==> flow/design.v <==
typedef enum logic [1:0] {
	S_IDLE,
	S_ENABLE_UART_RX,
	S_WAIT_UART_RX,
	S_M1_enable
} top_state_type;
typedef enum logic [4:0] {
	S_M1_IDLE,
	LEAD_IN_0,
	LEAD_IN_1,
	LEAD_IN_2,
	LEAD_IN_3,
	LEAD_IN_4,
	LEAD_IN_5,
	COMM_CASE_1_0,
	COMM_CASE_1_1,
	COMM_CASE_1_2,
	COMM_CASE_1_3,
	COMM_CASE_1_4,
	COMM_CASE_1_5,
	COMM_CASE_2_0,
	COMM_CASE_2_1,
	COMM_CASE_2_2,
	COMM_CASE_2_3,
	COMM_CASE_2_4,
	COMM_CASE_2_5,
	LEAD_OUT_0,
	LEAD_OUT_1,
	LEAD_OUT_2,
	LEAD_OUT_3,
	LEAD_OUT_4,
	LEAD_OUT_5
} M1_state_type;
typedef enum logic [1:0] {
	S_RXC_IDLE,
	S_RXC_SYNC,
	S_RXC_ASSEMBLE_DATA,
	S_RXC_STOP_BIT
} RX_Controller_state_type;
typedef enum logic [2:0] {
	S_US_IDLE,
	S_US_STRIP_FILE_HEADER_1,
	S_US_STRIP_FILE_HEADER_2,
	S_US_START_FIRST_BYTE_RECEIVE,
	S_US_WRITE_FIRST_BYTE,
	S_US_START_SECOND_BYTE_RECEIVE,
	S_US_WRITE_SECOND_BYTE
} UART_SRAM_state_type;
typedef enum logic [3:0] {
	S_VS_WAIT_NEW_PIXEL_ROW,
	S_VS_NEW_PIXEL_ROW_DELAY_1,
	S_VS_NEW_PIXEL_ROW_DELAY_2,
	S_VS_NEW_PIXEL_ROW_DELAY_3,
	S_VS_NEW_PIXEL_ROW_DELAY_4,
	S_VS_NEW_PIXEL_ROW_DELAY_5,
	S_VS_FETCH_PIXEL_DATA_0,
	S_VS_FETCH_PIXEL_DATA_1,
	S_VS_FETCH_PIXEL_DATA_2,
	S_VS_FETCH_PIXEL_DATA_3
} VGA_SRAM_state_type;
`timescale 1ns/100ps
`default_nettype none
module milestone1 (
		input logic clock,                    
		input logic Resetn,
		input logic Enable,
		output	logic [17:0] SRAM_address,
		output 	logic [15:0] SRAM_write_data,
		output	logic SRAM_we_n,
		input		logic [15:0] SRAM_read_data,
		output   logic M1_end
);
logic SRAM_ready;
M1_state_type state;
logic [17:0] U_address; 
logic [17:0] V_address;
logic [17:0] Y_address;
logic [17:0] RGB_address;
logic [63:0] U_values;  
logic [63:0] V_values; 
logic [31:0] Y_values;  
logic [63:0] temp_U;  
logic [63:0] temp_V;  
logic [31:0] temp_prime;  
logic [7:0] Uprime_values;  
logic [7:0] Vprime_values;  
logic [31:0] RGB_values;  
logic [7:0] redo, rede, greeno, greene, blueo, bluee;  
logic [31:0] red_calc, green_calc, blue_calc;  
logic [31:0] Uprime_odd;  
logic [31:0] Vprime_odd;  
logic FC_check;  
logic [7:0] some_counter;  
logic [7:0] pic_end;  
logic [31:0] mult_op1, mult_op2, mult_op3, mult_op4, mult_op5, mult_op6, Mult_result1, Mult_result2, Mult_result3;  
logic [63:0] Mult_result1_long, Mult_result2_long, Mult_result3_long;  
always_ff @(posedge clock or negedge Resetn) begin
	if (~Resetn) begin
		state <= S_M1_IDLE;
		SRAM_address <= 18'h00000;
		SRAM_write_data <= 16'h0000;
		SRAM_we_n <= 1'b1;
		U_address <= 18'd38400; 
		V_address <= 18'd57600;
		Y_address <= 18'h00000;
		RGB_address <= 18'd146944;
		U_values <= 64'b000000;
		V_values <= 64'b000000;
		Y_values <= 32'b00000;
		Uprime_values <= 16'b0000;
		Vprime_values <= 16'b0000;
		Uprime_odd <= 32'b00000;
		Vprime_odd <= 32'b00000;
		RGB_values <= 48'b000000;
		M1_end <= 1'b0;
		some_counter <= 8'b000;
		pic_end <= 8'b000;
		temp_U <= 64'b000000;
		temp_V <= 64'b000000;
		FC_check <= 1'b0;
		end 
		else begin
			case(state)
			S_M1_IDLE: begin
				if (Enable == 1 && pic_end != 240) begin
					U_values <= 64'b000000;
					V_values <= 64'b000000;
					Y_values <= 32'b00000;
					SRAM_we_n <= 1'b1;
					Uprime_values <= 16'b0000;
					Vprime_values <= 16'b0000;
					Uprime_odd <= 32'b00000;
					Vprime_odd <= 32'b00000;
					RGB_values <= 48'b000000;
					some_counter <= 8'h000;
					temp_U <= 64'b000000;
					temp_V <= 64'b000000;
					SRAM_we_n <= 1;
					SRAM_address <= U_address;  
					U_address <= U_address + 1'h1;  
					FC_check <= 1'b0;
					state <= LEAD_IN_0;		
				end
				else  if (pic_end >= 240) begin
					SRAM_we_n <= 1;
					M1_end <= 1'b1;	
				end
			end	
			LEAD_IN_0: begin  
				SRAM_address <= V_address;
				V_address <= V_address + 1'h1;			
				state <= LEAD_IN_1;
			end
			LEAD_IN_1: begin  
				SRAM_address <= Y_address;
				Y_address <= Y_address + 1'h1;		
				state <= LEAD_IN_2;
			end
			LEAD_IN_2: begin  
				SRAM_address <= U_address;
				U_address <= U_address + 1'h1;		
				U_values[63:48] <= SRAM_read_data;  
				state <= LEAD_IN_3;
			end
			LEAD_IN_3: begin  
				SRAM_address <= V_address;
				V_address <= V_address + 1'h1;
				V_values[63:48] <= SRAM_read_data;  
				state <= LEAD_IN_4;
			end
			LEAD_IN_4: begin
				Y_values[31:16] <= SRAM_read_data;  
				state <= LEAD_IN_5;
			end
			LEAD_IN_5:begin  
				U_values[47:32] <= SRAM_read_data;
				state <= COMM_CASE_1_0;			
			end
			COMM_CASE_1_0: begin
				if (FC_check == 0) begin 
					Uprime_values[7:0] <= U_values[63:56];
					Vprime_values[7:0] <= V_values[63:56];
					V_values[47:32] <= SRAM_read_data;
				end else begin
					Uprime_values[7:0] <= U_values[47:40];
					Vprime_values[7:0] <= V_values[47:40];
				end
				Uprime_odd[31:0] <= {{8{temp_prime[31]}},temp_prime[31:8]}; 
				SRAM_we_n <= 1;
				if (some_counter >= 'd156)
					SRAM_address <= U_address;
				else begin
					SRAM_address <= U_address;
					U_address <= U_address + 1'h1;
				end
				state <= COMM_CASE_1_1;
			end
			COMM_CASE_1_1: begin
				Vprime_odd[31:0] <= {{8{temp_prime[31]}},temp_prime[31:8]};
				if (FC_check == 1) begin
					temp_U[63:8] <= U_values[55:0];
					temp_V[63:8] <= V_values[55:0];
				end						
				if (some_counter >= 'd156)
					SRAM_address <= V_address;
				else begin
					SRAM_address <= V_address;
					V_address <= V_address + 1'h1;
				end
				state <= COMM_CASE_1_2;
			end
			COMM_CASE_1_2: begin
				if (FC_check == 1) begin
					U_values[63:0] <= temp_U[63:0];
					V_values[63:0] <= temp_V[63:0];
				end
				RGB_values[31:24] <= rede;  
				RGB_values[23:16] <= bluee;  
				if (some_counter >= 159)
					SRAM_address <= Y_address;
				else begin
					SRAM_address <= Y_address;	
					Y_address <= Y_address + 1'h1;
				end
				state <= COMM_CASE_1_3;				
			end
			COMM_CASE_1_3: begin				
				if (FC_check == 0)
					U_values[31:16] <= SRAM_read_data;
				else
					U_values[23:8] <= SRAM_read_data;
				SRAM_address <= RGB_address;
				RGB_address <= RGB_address + 1'h1;	
				SRAM_we_n <= 0;
				SRAM_write_data <= {{RGB_values[31:24]}, {greene[7:0]}};  
				state <= COMM_CASE_1_4;
			end
			COMM_CASE_1_4: begin
				if (FC_check == 0)
					V_values[31:16] <= SRAM_read_data;
				else
					V_values[23:8] <= SRAM_read_data;
				RGB_values[15:8] <= redo;  
				RGB_values[7:0] <= blueo;  
				SRAM_address <= RGB_address;
				RGB_address <= RGB_address + 1'h1;
				SRAM_write_data <= {{RGB_values[23:16]}, {redo[7:0]}};
				some_counter <= some_counter + 1;
				state <= COMM_CASE_1_5;	
			end
			COMM_CASE_1_5: begin
				Y_values[15:0] <= SRAM_read_data;
				SRAM_write_data <= {{greeno[7:0]}, {RGB_values[7:0]}};
				SRAM_address <= RGB_address;
				RGB_address <= RGB_address + 1'h1;
				if(some_counter == 159)  
					state <= LEAD_OUT_0;	
				else
					state <= COMM_CASE_2_0;
			end
			COMM_CASE_2_0: begin
				if (FC_check == 0) begin
					Uprime_values[7:0] <= U_values[55:48];
					Vprime_values[7:0] <= V_values[55:48];
				end else begin
					Uprime_values[7:0] <= U_values[47:40];
					Vprime_values[7:0] <= V_values[47:40];
				end
				Uprime_odd[31:0] <= {{8{temp_prime[31]}},temp_prime[31:8]};
				SRAM_we_n <= 1;
				SRAM_address <= Y_address;
				Y_address <= Y_address + 1'h1;
				state <= COMM_CASE_2_1;
			end
			COMM_CASE_2_1: begin
				Vprime_odd[31:0] <= {{8{temp_prime[31]}},temp_prime[31:8]}; 
				state <= COMM_CASE_2_2;
			end
			COMM_CASE_2_2: begin
				if (FC_check == 1) begin
					temp_U[63:8] <= U_values[55:0];
					temp_V[63:8] <= V_values[55:0];
				end	
				RGB_values[31:24] <= rede;  
				RGB_values[23:16] <= bluee;  
				state <= COMM_CASE_2_3;
			end
			COMM_CASE_2_3: begin
				if (FC_check == 1) begin
					U_values[63:0] <= temp_U[63:0];
					V_values[63:0] <= temp_V[63:0];
				end	
				Y_values[31:16] <= SRAM_read_data;
				SRAM_address <= RGB_address;
				SRAM_we_n <= 0;
				SRAM_write_data <= {{RGB_values[31:24]}, {greene[7:0]}};  
				RGB_address <= RGB_address + 1'h1;	
				state <= COMM_CASE_2_4;
			end
			COMM_CASE_2_4: begin
				RGB_values[15:8] <= redo;  
				RGB_values[7:0] <= blueo;  
				some_counter <= some_counter + 1;
				SRAM_address <= RGB_address;
				RGB_address <= RGB_address + 1'h1;	
				SRAM_write_data <= {{RGB_values[23:16]}, {redo[7:0]}};
				FC_check <= 1;
				state <= COMM_CASE_2_5;
			end
			COMM_CASE_2_5: begin
				SRAM_address <= RGB_address;
				RGB_address <= RGB_address + 1'h1;	
				SRAM_write_data <= {{greeno[7:0]}, {RGB_values[7:0]}};
				if(some_counter == 159) begin
					state <= LEAD_OUT_0;	
				end
				else
					state <= COMM_CASE_1_0;
			end
			LEAD_OUT_0: begin
				SRAM_we_n <= 1;
				Uprime_values[7:0] <= U_values[47:40];
				Vprime_values[7:0] <= V_values[47:40];		
				Uprime_odd[31:0] <= {{8{temp_prime[31]}},temp_prime[31:8]};
				state <= LEAD_OUT_1;
			end
			LEAD_OUT_1: begin
				Vprime_odd[31:0] <= {{8{temp_prime[31]}},temp_prime[31:8]};
				state <= LEAD_OUT_2;
			end
			LEAD_OUT_2: begin
				RGB_values[31:24] <= rede;  
				RGB_values[23:16] <= bluee;  
				state <= LEAD_OUT_3;
			end
			LEAD_OUT_3: begin
				SRAM_address <= RGB_address;
				SRAM_write_data <= {{RGB_values[31:24]}, {greene[7:0]}};  
				SRAM_we_n <= 0;
				RGB_address <= RGB_address + 1;
				state <= LEAD_OUT_4;
			end
			LEAD_OUT_4: begin
				RGB_values[15:8] <= redo;  
				RGB_values[7:0] <= blueo;  
				FC_check <= 0;
				SRAM_address <= RGB_address;
				SRAM_write_data <= {{RGB_values[23:16]}, {redo[7:0]}};	
				RGB_address <= RGB_address + 1;
				state <= LEAD_OUT_5;
			end
			LEAD_OUT_5: begin
				SRAM_address <= RGB_address;
				SRAM_write_data <= {{greeno[7:0]}, {RGB_values[7:0]}};
				RGB_address <= RGB_address + 1'h1;
				pic_end <= pic_end + 1;
				state <= S_M1_IDLE;
			end
			default: state <= S_M1_IDLE;
			endcase			
end
end
always_comb begin
	mult_op1 = 0;
	mult_op2 = 0;
	mult_op3 = 0;
	mult_op4 = 0;
	mult_op5 = 0;
	mult_op6 = 0;
	case(state)
	COMM_CASE_1_0: begin
	if (FC_check == 0) begin
		mult_op1 = 32'd21;
		mult_op2 = U_values[63:56] + U_values[39:32];
		mult_op3 = -32'd52; 
		mult_op4 = U_values[63:56] + U_values[47:40];
		mult_op5 = 32'd159;
		mult_op6 = U_values[63:56] + U_values[55:48];
	end
	else if (some_counter == 158) begin
		mult_op1 = 32'd21;
		mult_op2 = U_values[63:56] + U_values[39:32];
		mult_op3 = -32'd52; 
		mult_op4 = U_values[55:48] + U_values[39:32];
		mult_op5 = 32'd159;
		mult_op6 = U_values[47:40] + U_values[39:32];
	end
	else begin
		mult_op1 = 32'd21;
		mult_op2 = U_values[63:56] + U_values[23:16];
		mult_op3 = -32'd52; 
		mult_op4 = U_values[55:48] + U_values[31:24];
		mult_op5 = 32'd159;
		mult_op6 = U_values[47:40] + U_values[39:32];
	end
	end
	COMM_CASE_1_1: begin
	if (FC_check == 0) begin
		mult_op1 = 32'd21;
		mult_op2 = V_values[63:56] + V_values[39:32];
		mult_op3 = -32'd52; 
		mult_op4 = V_values[63:56] + V_values[47:40];
		mult_op5 = 32'd159;
		mult_op6 = V_values[63:56] + V_values[55:48];
	end 
	else if (some_counter == 158) begin
		mult_op1 = 32'd21;
		mult_op2 = V_values[63:56] + V_values[39:32];
		mult_op3 = -32'd52; 
		mult_op4 = V_values[55:48] + V_values[39:32];
		mult_op5 = 32'd159;
		mult_op6 = V_values[47:40] + V_values[39:32];
	end
	else begin	
		mult_op1 = 32'd21;
		mult_op2 = V_values[63:56] + V_values[23:16];
		mult_op3 = -32'd52; 
		mult_op4 = V_values[55:48] + V_values[31:24];
		mult_op5 = 32'd159;
		mult_op6 = V_values[47:40] + V_values[39:32];
	end
	end
	COMM_CASE_1_2: begin
		mult_op1 = Y_values[31:24] + (-32'd16);
		mult_op2 = 32'd76284;
		mult_op3 = Vprime_values[7:0] + (-32'd128);
		mult_op4 = 32'd104595;
		mult_op5 = Uprime_values[7:0] + (-32'd128);
		mult_op6 = 32'd132251;
	end
	COMM_CASE_1_3: begin
		mult_op1 = Y_values[31:24] + (-32'd16);
		mult_op2 = 32'd76284;
		mult_op3 = Vprime_values[7:0] + (-32'd128);
		mult_op4 = -32'd53281;
		mult_op5 = Uprime_values[7:0] + (-32'd128);
		mult_op6 = -32'd25624;
	end
	COMM_CASE_1_4: begin
		mult_op1 = Y_values[23:16] + (-32'd16);
		mult_op2 = 32'd76284;
		mult_op3 = Vprime_odd[31:0] + (-32'd128);
		mult_op4 = 32'd104595;
		mult_op5 = Uprime_odd[31:0] + (-32'd128);
		mult_op6 = 32'd132251;
	end
	COMM_CASE_1_5: begin
		mult_op1 = Y_values[23:16] + (-32'd16);
		mult_op2 = 32'd76284;
		mult_op3 = Vprime_odd[31:0] + (-32'd128);
		mult_op4 = -32'd53281;
		mult_op5 = Uprime_odd[31:0] + (-32'd128);
		mult_op6 = -32'd25624;
	end
	COMM_CASE_2_0: begin
	if (FC_check == 0) begin
		mult_op1 = 32'd21;
		mult_op2 = U_values[63:56] + U_values[31:24];
		mult_op3 = -32'd52; 
		mult_op4 = U_values[63:56] + U_values[39:32];
		mult_op5 = 32'd159;
		mult_op6 = U_values[55:48] + U_values[47:40];
	end 
	else if (some_counter == 157) begin
		mult_op1 = 32'd21;
		mult_op2 = U_values[63:56] + U_values[31:24];
		mult_op3 = -32'd52; 
		mult_op4 = U_values[55:48] + U_values[31:24];
		mult_op5 = 32'd159;
		mult_op6 = U_values[47:40] + U_values[39:32];
	end else begin	
		mult_op1 = 32'd21;
		mult_op2 = U_values[63:56] + U_values[23:16];
		mult_op3 = -32'd52; 
		mult_op4 = U_values[55:48] + U_values[31:24];
		mult_op5 = 32'd159;
		mult_op6 = U_values[47:40] + U_values[39:32];
	end
	end
	COMM_CASE_2_1: begin
	if (FC_check == 0) begin
		mult_op1 = 32'd21;
		mult_op2 = V_values[63:56] + V_values[31:24];
		mult_op3 = -32'd52; 
		mult_op4 = V_values[63:56] + V_values[39:32];
		mult_op5 = 32'd159;
		mult_op6 = V_values[55:48] + V_values[47:40];
	end else if (some_counter == 157) begin
		mult_op1 = 32'd21;
		mult_op2 = V_values[63:56] + V_values[31:24];
		mult_op3 = -32'd52; 
		mult_op4 = V_values[55:48] + V_values[31:24];
		mult_op5 = 32'd159;
		mult_op6 = V_values[47:40] + V_values[39:32];
	end else begin	
		mult_op1 = 32'd21;
		mult_op2 = V_values[63:56] + V_values[23:16];
		mult_op3 = -32'd52; 
		mult_op4 = V_values[55:48] + V_values[31:24];
		mult_op5 = 32'd159;
		mult_op6 = V_values[47:40] + V_values[39:32];
	end
	end
	COMM_CASE_2_2: begin
		mult_op1 = Y_values[15:8] + (-32'd16);
		mult_op2 = 32'd76284;
		mult_op3 = Vprime_values[7:0] + (-32'd128);
		mult_op4 = 32'd104595;
		mult_op5 = Uprime_values[7:0] + (-32'd128);
		mult_op6 = 32'd132251;
	end
	COMM_CASE_2_3: begin
		mult_op1 = Y_values[15:8] + (-32'd16);
		mult_op2 = 32'd76284;
		mult_op3 = Vprime_values[7:0] + (-32'd128);
		mult_op4 = -32'd53281;
		mult_op5 = Uprime_values[7:0] + (-32'd128);
		mult_op6 = -32'd25624;
	end
	COMM_CASE_2_4: begin
		mult_op1 = Y_values[7:0] + (-32'd16);
		mult_op2 = 32'd76284;
		mult_op3 = Vprime_odd[31:0] + (-32'd128);
		mult_op4 = 32'd104595;
		mult_op5 = Uprime_odd[31:0] + (-32'd128);
		mult_op6 = 32'd132251;
	end
	COMM_CASE_2_5: begin
		mult_op1 = Y_values[7:0] + (-32'd16);
		mult_op2 = 32'd76284;
		mult_op3 = Vprime_odd[31:0] + (-32'd128);
		mult_op4 = -32'd53281;
		mult_op5 = Uprime_odd[31:0] + (-32'd128);
		mult_op6 = -32'd25624;
	end
	LEAD_OUT_0: begin
		mult_op1 = 32'd21;
		mult_op2 = U_values[63:56] + U_values[47:40];
		mult_op3 = -32'd52; 
		mult_op4 = U_values[55:48] + U_values[47:40];
		mult_op5 = 32'd159;
		mult_op6 = U_values[47:40] + U_values[47:40];
	end
	LEAD_OUT_1: begin
		mult_op1 = 32'd21;
		mult_op2 = V_values[63:56] + V_values[47:40];
		mult_op3 = -32'd52; 
		mult_op4 = V_values[55:48] + V_values[47:40];
		mult_op5 = 32'd159;
		mult_op6 = V_values[47:40] + V_values[47:40];
	end
	LEAD_OUT_2: begin
		mult_op1 = Y_values[15:8] + (-32'd16);
		mult_op2 = 32'd76284;
		mult_op3 = Vprime_values[7:0] + (-32'd128);
		mult_op4 = 32'd104595;
		mult_op5 = Uprime_values[7:0] + (-32'd128);
		mult_op6 = 32'd132251;
	end
	LEAD_OUT_3: begin
		mult_op1 = Y_values[15:8] + (-32'd16);
		mult_op2 = 32'd76284;
		mult_op3 = Vprime_values[7:0] + (-32'd128);
		mult_op4 = -32'd53281;
		mult_op5 = Uprime_values[7:0] + (-32'd128);
		mult_op6 = -32'd25624;
	end
	LEAD_OUT_4: begin
		mult_op1 = Y_values[7:0] + (-32'd16);
		mult_op2 = 32'd76284;
		mult_op3 = Vprime_odd[31:0] + (-32'd128);
		mult_op4 = 32'd104595;
		mult_op5 = Uprime_odd[31:0] + (-32'd128);
		mult_op6 = 32'd132251;
	end
	LEAD_OUT_5: begin
		mult_op1 = Y_values[7:0] + (-32'd16);
		mult_op2 = 32'd76284;
		mult_op3 = Vprime_odd[31:0] + (-32'd128);
		mult_op4 = -32'd53281;
		mult_op5 = Uprime_odd[31:0] + (-32'd128);
		mult_op6 = -32'd25624;
	end
	endcase
end
assign Mult_result1_long = mult_op1* mult_op2;
assign Mult_result2_long = mult_op3* mult_op4;
assign Mult_result3_long = mult_op5* mult_op6;
assign Mult_result1 = Mult_result1_long[31:0];
assign Mult_result2 = Mult_result2_long[31:0];
assign Mult_result3 = Mult_result3_long[31:0];
assign temp_prime[31:0] = Mult_result1 + Mult_result2 + Mult_result3 + 32'd128;
always_comb begin
	red_calc = Mult_result1 + Mult_result2;
	green_calc = Mult_result1 + Mult_result2 + Mult_result3;
	blue_calc = Mult_result1 + Mult_result3;
	if(red_calc[31] == 1) begin
		redo = 8'd0;
		rede = 8'd0;
	end else 
	if(red_calc[30:24] > 0) begin
			redo = 8'd255;
			rede = 8'd255;
	end else begin
		redo = red_calc[23:16];
		rede = red_calc[23:16];
	end
	if(green_calc[31] == 1) begin
		greeno = 8'd0;
		greene = 8'd0;
	end else 
	if(green_calc[30:24] > 0) begin
			greeno = 8'd255;
			greene = 8'd255;
	end else begin
		greeno = green_calc[23:16];
		greene = green_calc[23:16];
	end
	if(blue_calc[31] == 1) begin
		blueo = 8'd0;
		bluee = 8'd0;
	end else 
	if(blue_calc[30:24] > 0) begin
			blueo = 8'd255;
			bluee = 8'd255;
	end else begin
		blueo = blue_calc[23:16];
		bluee = blue_calc[23:16];
	end
end
endmodule
# Step by step through the tools: milestone1

Module milestone1 before and after one edit of its RTL, step after step.
"unedited" refers to lines of the RTL above, "edited" to lines of the edited file.
"difference": "edited" minus "unedited" as printed here. "relative change": 100 x difference / "unedited".
Operators carry their Yosys type and port widths (W data, S select, Z words).
Cell names lack the library's common part.
The mark - stands for no value.

Top module: milestone1
Clock port: clock
Library: sky130hd
Library corner: tt_025C_1v80

# The edit

The edit as a unified diff against the file above.
The edited RTL no longer does the same as the RTL above: the edit was made by script, with no optimisation intended.

```diff
@@ -584,5 +584,5 @@
 	endcase
 end
-assign Mult_result1_long = mult_op1* mult_op2;
+assign Mult_result1_long = mult_op1^ mult_op2;
 assign Mult_result2_long = mult_op3* mult_op4;
 assign Mult_result3_long = mult_op5* mult_op6;
```

# After elaboration

Source: Yosys, flattened and elaborated, memories not mapped. Widths are those after wreduce. Registers that Yosys merges into a memory's read port (data or address) are not register bits. Print and check cells do not count.

Word-level totals:

| what                       | unedited | edited | difference | relative change (%) |
| word-level cells           | 301      | 301    | 0          | 0.00 |
| register bits              | 498      | 498    | 0          | 0.00 |
| output and inout port bits | 36       | 36     | 0          | 0.00 |
| input bits                 | 19       | 19     | 0          | 0.00 |

Cells by class:

| what                 | unedited | edited | difference | relative change (%) |
| $lt $le $gt $ge      | 6        | 6      | 0          | 0.00 |
| $add $sub $neg       | 39       | 39     | 0          | 0.00 |
| equal/unequal tests  | 40       | 40     | 0          | 0.00 |
| reduce/logical cells | 81       | 81     | 0          | 0.00 |
| bitwise logic cells  | 1        | 2      | +1         | +100.00 |
| multipliers          | 3        | 2      | -1         | -33.33 |
| multiplexer cells    | 98       | 98     | 0          | 0.00 |

Operators by type and width:

| cell             | unedited | edited | difference | relative change (%) |
| $mul A32 B32 Y32 | 3        | 2      | -1         | -33.33 |
| $xor A32 B32 Y32 | 0        | 1      | +1         | - |

Unchanged operator kinds not shown: 60.

# Longest topological paths

Yosys ltp: most cells in a row. Word level: on the elaborated netlist, between registers, memories and ports. Mapped: between sequential cells and ports; inverters and the memories' decode and read muxes count.

Logic depth:

| what                          | unedited | edited | difference | relative change (%) |
| depth after elaboration       | 11       | 11     | 0          | 0.00 |
| ABC_AREA                      | 0        | 0      | -          | - |
| gate-level depth with buffers | 69       | 58     | -11        | -15.94 |
| gate-level depth less buffers | 67       | 51     | -16        | -23.88 |

# Mapped cells and area

The flow's flattened synthesis, as Yosys stat reports it; memories are mapped. The netlist is that of the ABC_AREA named above (0 if unset); the other value can give another one.

Cells by type:

| cell     | unedited | edited | difference | relative change (%) |
| inv_1    | 1,239    | 963    | -276       | -22.28 |
| fa_1     | 941      | 785    | -156       | -16.58 |
| nand2_1  | 856      | 704    | -152       | -17.76 |
| nor2_1   | 492      | 626    | +134       | +27.24 |
| ha_1     | 582      | 486    | -96        | -16.49 |
| mux2i_1  | 20       | 52     | +32        | +160.00 |
| a21oi_1  | 333      | 303    | -30        | -9.01 |
| o21bai_1 | 51       | 28     | -23        | -45.10 |
| and4b_1  | 24       | 1      | -23        | -95.83 |
| nor3_1   | 53       | 74     | +21        | +39.62 |
| xnor2_1  | 272      | 252    | -20        | -7.35 |
| or3_1    | 14       | 34     | +20        | +142.86 |
| o22ai_1  | 11       | 29     | +18        | +163.64 |
| or2_2    | 18       | 34     | +16        | +88.89 |
| mux2_2   | 31       | 16     | -15        | -48.39 |
| a31oi_1  | 56       | 42     | -14        | -25.00 |
| o21a_1   | 45       | 31     | -14        | -31.11 |
| nand2b_1 | 56       | 69     | +13        | +23.21 |

Unchanged cell types not shown: 12.
Not every row of either side is listed.

Synthesis totals:

| what                                | unedited | edited   | difference | relative change (%) |
| flip-flop cells                     | 478      | 478      | 0          | 0.00 |
| chip area (Yosys) (sq um)           | 65,836.9 | 59,833.6 | -6,003.3   | -9.12 |
| cells in the netlist                | 7,261    | 6,655    | -606       | -8.35 |
| sequential part of the area (sq um) | 11,981.5 | 11,981.5 | 0.0        | 0.00 |

# Timing after synthesis

Path of least setup slack by OpenSTA after synthesis, without wires, with an ideal clock, recovery checks aside; 20% of the period is set as input and as output delay. Where synthesis merged equal registers, the netlist keeps one of their names.

Timing post-synthesis:

| what                          | unedited                     | edited                       | difference | relative change (%) |
| kind                          | reg-to-reg                   | reg-to-reg                   | -          | - |
| start point                   | register state               | register state               | -          | - |
| end point                     | register SRAM_write_data[13] | register SRAM_write_data[10] | -          | - |
| clock period (ps)             | 20,000                       | 20,000                       | 0          | 0.00 |
| delay of the path (ps)        | 15,596                       | 11,882                       | -3,714     | -23.81 |
| data arrival time (ps)        | 15,467                       | 11,753                       | -3,714     | -24.01 |
| time at the first pin (ps)    | 0                            | 0                            | 0          | - |
| setup slack (ps)              | 4,404                        | 8,119                        | +3,715     | - |
| stages on the path            | 64                           | 57                           | -7         | -10.94 |
| buffers on the path           | 7                            | 8                            | +1         | +14.29 |
| required time (ps)            | 19,871                       | 19,871                       | 0          | 0.00 |
| synthesis period reached (ps) | 15,596                       | 11,881                       | -3,715     | -23.82 |

"delay of the path" is the arrival time less input delay plus setup time.
"stages on the path" counts driving pins, that of a launching flip-flop among them; a cell with two outputs on the path counts twice.
"synthesis period reached" = period - worst setup slack (recovery checks aside). The figure is calculated, with input and output delays left at 20% of the set period.
Where an end lacks its bit number, it is one bit of the signal, or one of the new flip-flops if synthesis recoded a state register.
The rows between start and end are the longest chain of elaborated cells between them; the timing report does not say that the signal goes this way. Where chains are equally long, one stands for them.
Each line given opens the expression or statement behind the cell; cells for indexed reads and writes are added by Yosys, which also makes memories of some case tables.
A register here has more assigning lines than the two given.

On the way, post-synthesis, unedited:
Cell sequence: dfrtp_1 > nor4_4 > nand2_2 > buf_2 > buf_1 > clkbuf_1 > o21ai_0 > o31ai_1 > and3_1 > ha_1 > nand2b_1 > clkbuf_1 > inv_1 > fa_1 > inv_1 > fa_1 > inv_1 > ha_1 > (+28 left out) > a21oi_1 > o21ai_1 > o31ai_1 > xnor2_1 > ha_1 > clkbuf_1 > a21o_1 > a21o_1 > a21oi_1 > a21boi_2 > a21oi_1 > xnor2_2 > or4b_1 > or4b_1 > clkbuf_1 > buf_2 > o211ai_1 > a31oi_1
Cells in the longest elaborated chain: 10
Elaborated cells on any way between the ends: 47
Classes of those cells: add/sub: 2; mul: 3; compare: 1; eq/ne: 18; mux: 9; reduce/logical: 14

RTL lines, path post-synthesis, unedited:

| what                          | RTL line | source |
| from (decl)                   | 74       | `M1_state_type state;` |
| from (assign)                 | 99       | `state <= S_M1_IDLE;` |
| from (assign)                 | 142      | `state <= LEAD_IN_0;` |
| $eq A5 B5 Y1                  | 370      | `case(state)` |
| $reduce_or A4 Y1              | -        |  |
| $pmux W32 S5                  | 370      |  |
| $mul A32 B32 Y32              | 586      | `assign Mult_result1_long = mult_op1* mult_op2;` |
| $add A32 B32 Y32 (2 in a row) | 595      | `green_calc = Mult_result1 + Mult_result2 + Mult_result3;` |
| $gt A7 B1 Y1                  | 612      | `if(green_calc[30:24] > 0) begin` |
| $mux W8                       | 612      |  |
| $mux W8                       | 608      | `if(green_calc[31] == 1) begin` |
| $pmux W16 S3                  | 123      | `case(state)` |
| to (assign)                   | 235      | `SRAM_write_data <= {{RGB_values[31:24]}, {greene[7:0]}};` |
| to (assign)                   | 247      | `SRAM_write_data <= {{RGB_values[23:16]}, {redo[7:0]}};` |
| to (decl)                     | 68       | `output logic [15:0] SRAM_write_data,` |

On the way, post-synthesis, edited:
Cell sequence: dfrtp_1 > clkbuf_1 > nor3_1 > nand2_1 > clkbuf_1 > clkbuf_1 > clkbuf_1 > buf_1 > buf_1 > nand2_1 > ha_1 > clkbuf_1 > nand2_1 > nor2_1 > nand2_1 > xor2_1 > o21ai_1 > nand2_1 > (+21 left out) > o21bai_1 > a31oi_1 > xnor2_1 > ha_1 > nand3_1 > nor2_1 > a211oi_1 > nand2b_1 > o311ai_1 > a221o_1 > xnor2_1 > nand3_1 > or3_1 > clkbuf_1 > nor2b_1 > nor2_1 > nand2_1 > a31oi_1

RTL lines, path post-synthesis, edited:

| what          | RTL line | source |
| from (decl)   | 74       | `M1_state_type state;` |
| from (assign) | 99       | `state <= S_M1_IDLE;` |
| from (assign) | 142      | `state <= LEAD_IN_0;` |
| to (assign)   | 235      | `SRAM_write_data <= {{RGB_values[31:24]}, {greene[7:0]}};` |
| to (assign)   | 247      | `SRAM_write_data <= {{RGB_values[23:16]}, {redo[7:0]}};` |
| to (decl)     | 68       | `output logic [15:0] SRAM_write_data,` |

edited: No chain of elaborated cells between the ends is given.

# Path in the finished layout

Path of least setup slack in the final report of each run of pair A (OpenROAD, finished layout, wires in). Where an end is a register, its clock arrival counts in the times.
The report prints the path's times to 10 ps; the period is as set.

Timing after layout:

| what                       | unedited                    | edited                      | difference | relative change (%) |
| kind                       | reg-to-reg                  | reg-to-reg                  | -          | - |
| start point                | register state              | register state              | -          | - |
| end point                  | register SRAM_write_data[0] | register SRAM_write_data[9] | -          | - |
| data arrival time (ps)     | 18,000                      | 15,070                      | -2,930     | -16.28 |
| stages on the path         | 55                          | 42                          | -13        | -23.64 |
| clock period (ps)          | 18,300                      | 18,300                      | 0          | 0.00 |
| required time (ps)         | 18,820                      | 18,840                      | +20        | +0.11 |
| setup slack (ps)           | 820                         | 3,780                       | +2,960     | - |
| buffers on the path        | 0                           | 1                           | +1         | - |
| time at the first pin (ps) | 640                         | 660                         | +20        | +3.12 |

Where an end lacks its bit number, it is one bit of the signal, or one of the new flip-flops if synthesis recoded a state register.
The rows between start and end are the longest chain of elaborated cells between them; the timing report does not say that the signal goes this way. Where chains are equally long, one stands for them.
A register here has more assigning lines than the two given.

On the way, after layout, unedited:
Cell sequence: dfrtp_1 > or4_1 > a222oi_1 > o21ai_0 > o31ai_1 > and3_1 > ha_1 > and2_1 > inv_1 > fa_1 > fa_1 > inv_1 > ha_1 > fa_1 > fa_1 > inv_1 > fa_1 > inv_1 > (+19 left out) > fa_1 > inv_1 > ha_1 > a211oi_1 > o21ai_0 > o21ai_0 > xnor2_1 > ha_1 > and2_1 > nand2_1 > o31ai_2 > a21boi_2 > a21oi_1 > xnor2_2 > or4b_1 > or4b_1 > o211ai_1 > a31oi_1

RTL lines, path after layout, unedited:

| what          | RTL line | source |
| from (decl)   | 74       | `M1_state_type state;` |
| from (assign) | 99       | `state <= S_M1_IDLE;` |
| from (assign) | 142      | `state <= LEAD_IN_0;` |
| to (assign)   | 235      | `SRAM_write_data <= {{RGB_values[31:24]}, {greene[7:0]}};` |
| to (assign)   | 247      | `SRAM_write_data <= {{RGB_values[23:16]}, {redo[7:0]}};` |
| to (decl)     | 68       | `output logic [15:0] SRAM_write_data,` |

unedited: No chain of elaborated cells between the ends is given.

On the way, after layout, edited:
Cell sequence: dfrtp_1 > nor3_2 > nand2_2 > buf_4 > a21oi_1 > ha_1 > nand2_1 > o311a_1 > nor3_1 > nor2_1 > fa_1 > fa_1 > fa_1 > inv_1 > fa_1 > inv_1 > ha_1 > ha_1 > (+6 left out) > a21oi_1 > a21oi_1 > o21bai_1 > xor2_1 > ha_1 > a21o_1 > a2111oi_0 > nand2_1 > o211ai_1 > o311ai_1 > a221o_1 > xnor2_1 > nand3_1 > or3_1 > nor2_1 > nor2_1 > nand2_1 > a31oi_1
Cells in the longest elaborated chain: 10
Elaborated cells on any way between the ends: 47
Classes of those cells: add/sub: 2; mul: 2; compare: 1; eq/ne: 18; mux: 9; logic: 1; reduce/logical: 14

RTL lines, path after layout, edited:

| what                          | RTL line | source |
| from (decl)                   | 74       | `M1_state_type state;` |
| from (assign)                 | 99       | `state <= S_M1_IDLE;` |
| from (assign)                 | 142      | `state <= LEAD_IN_0;` |
| $eq A5 B5 Y1                  | 370      | `case(state)` |
| $reduce_or A6 Y1              | -        |  |
| $pmux W32 S3                  | 370      |  |
| $mul A32 B32 Y32              | 587      | `assign Mult_result2_long = mult_op3* mult_op4;` |
| $add A32 B32 Y32 (2 in a row) | 595      | `green_calc = Mult_result1 + Mult_result2 + Mult_result3;` |
| $gt A7 B1 Y1                  | 612      | `if(green_calc[30:24] > 0) begin` |
| $mux W8                       | 612      |  |
| $mux W8                       | 608      | `if(green_calc[31] == 1) begin` |
| $pmux W16 S3                  | 123      | `case(state)` |
| to (assign)                   | 235      | `SRAM_write_data <= {{RGB_values[31:24]}, {greene[7:0]}};` |
| to (assign)                   | 247      | `SRAM_write_data <= {{RGB_values[23:16]}, {redo[7:0]}};` |
| to (decl)                     | 68       | `output logic [15:0] SRAM_write_data,` |

# Layout results

Both versions went through the flow (Yosys, OpenROAD) with the same settings in each pair. Constraints: input delay and output delay 20% of the set period each, output load 0.01 pF.

Flow settings, pair A:
CORE_UTILIZATION: 40
period_ns: 18.3
CAP_MARGIN: 20
CORE_MARGIN: 2
SLEW_MARGIN: 20

Results, pair A:

| what                                     | unedited  | edited    | difference | relative change (%) |
| area of the synthesized netlist (sq um)  | 65,836.9  | 59,833.6  | -6,003.3   | -9.12 |
| total power after layout (mW)            | 2.241     | 2.287     | +0.046     | +2.05 |
| standard-cell area after routing (sq um) | 70,868.0  | 64,513.1  | -6,354.9   | -8.97 |
| worst-case hold slack (ps)               | 372       | 375       | +3         | - |
| setup slack of the worst path (ps)       | 817       | 3,777     | +2,960     | - |
| overall die area (sq um)                 | 167,854.0 | 152,693.0 | -15,161.0  | -9.03 |

Flow settings, pair B:
CAP_MARGIN: 35
CORE_MARGIN: 9
CORE_UTILIZATION: 27
GPL_TIMING_DRIVEN: 0
MIN_ROUTING_LAYER: met1
PLACE_DENSITY_LB_ADDON: 0.25
period_ns: 21.9
SLEW_MARGIN: 20

Results, pair B:

| what                                     | unedited  | edited    | difference | relative change (%) |
| area of the synthesized netlist (sq um)  | 65,836.9  | 59,833.6  | -6,003.3   | -9.12 |
| total power after layout (mW)            | 1.820     | 1.910     | +0.090     | +4.95 |
| standard-cell area after routing (sq um) | 72,794.8  | 66,621.4  | -6,173.4   | -8.48 |
| worst-case hold slack (ps)               | 358       | 371       | +13        | - |
| setup slack of the worst path (ps)       | 1,931     | 4,765     | +2,834     | - |
| overall die area (sq um)                 | 261,939.0 | 238,877.0 | -23,062.0  | -8.80 |

"total power after layout" rests on the timing tool's default activity at the inputs, not on a simulated workload.
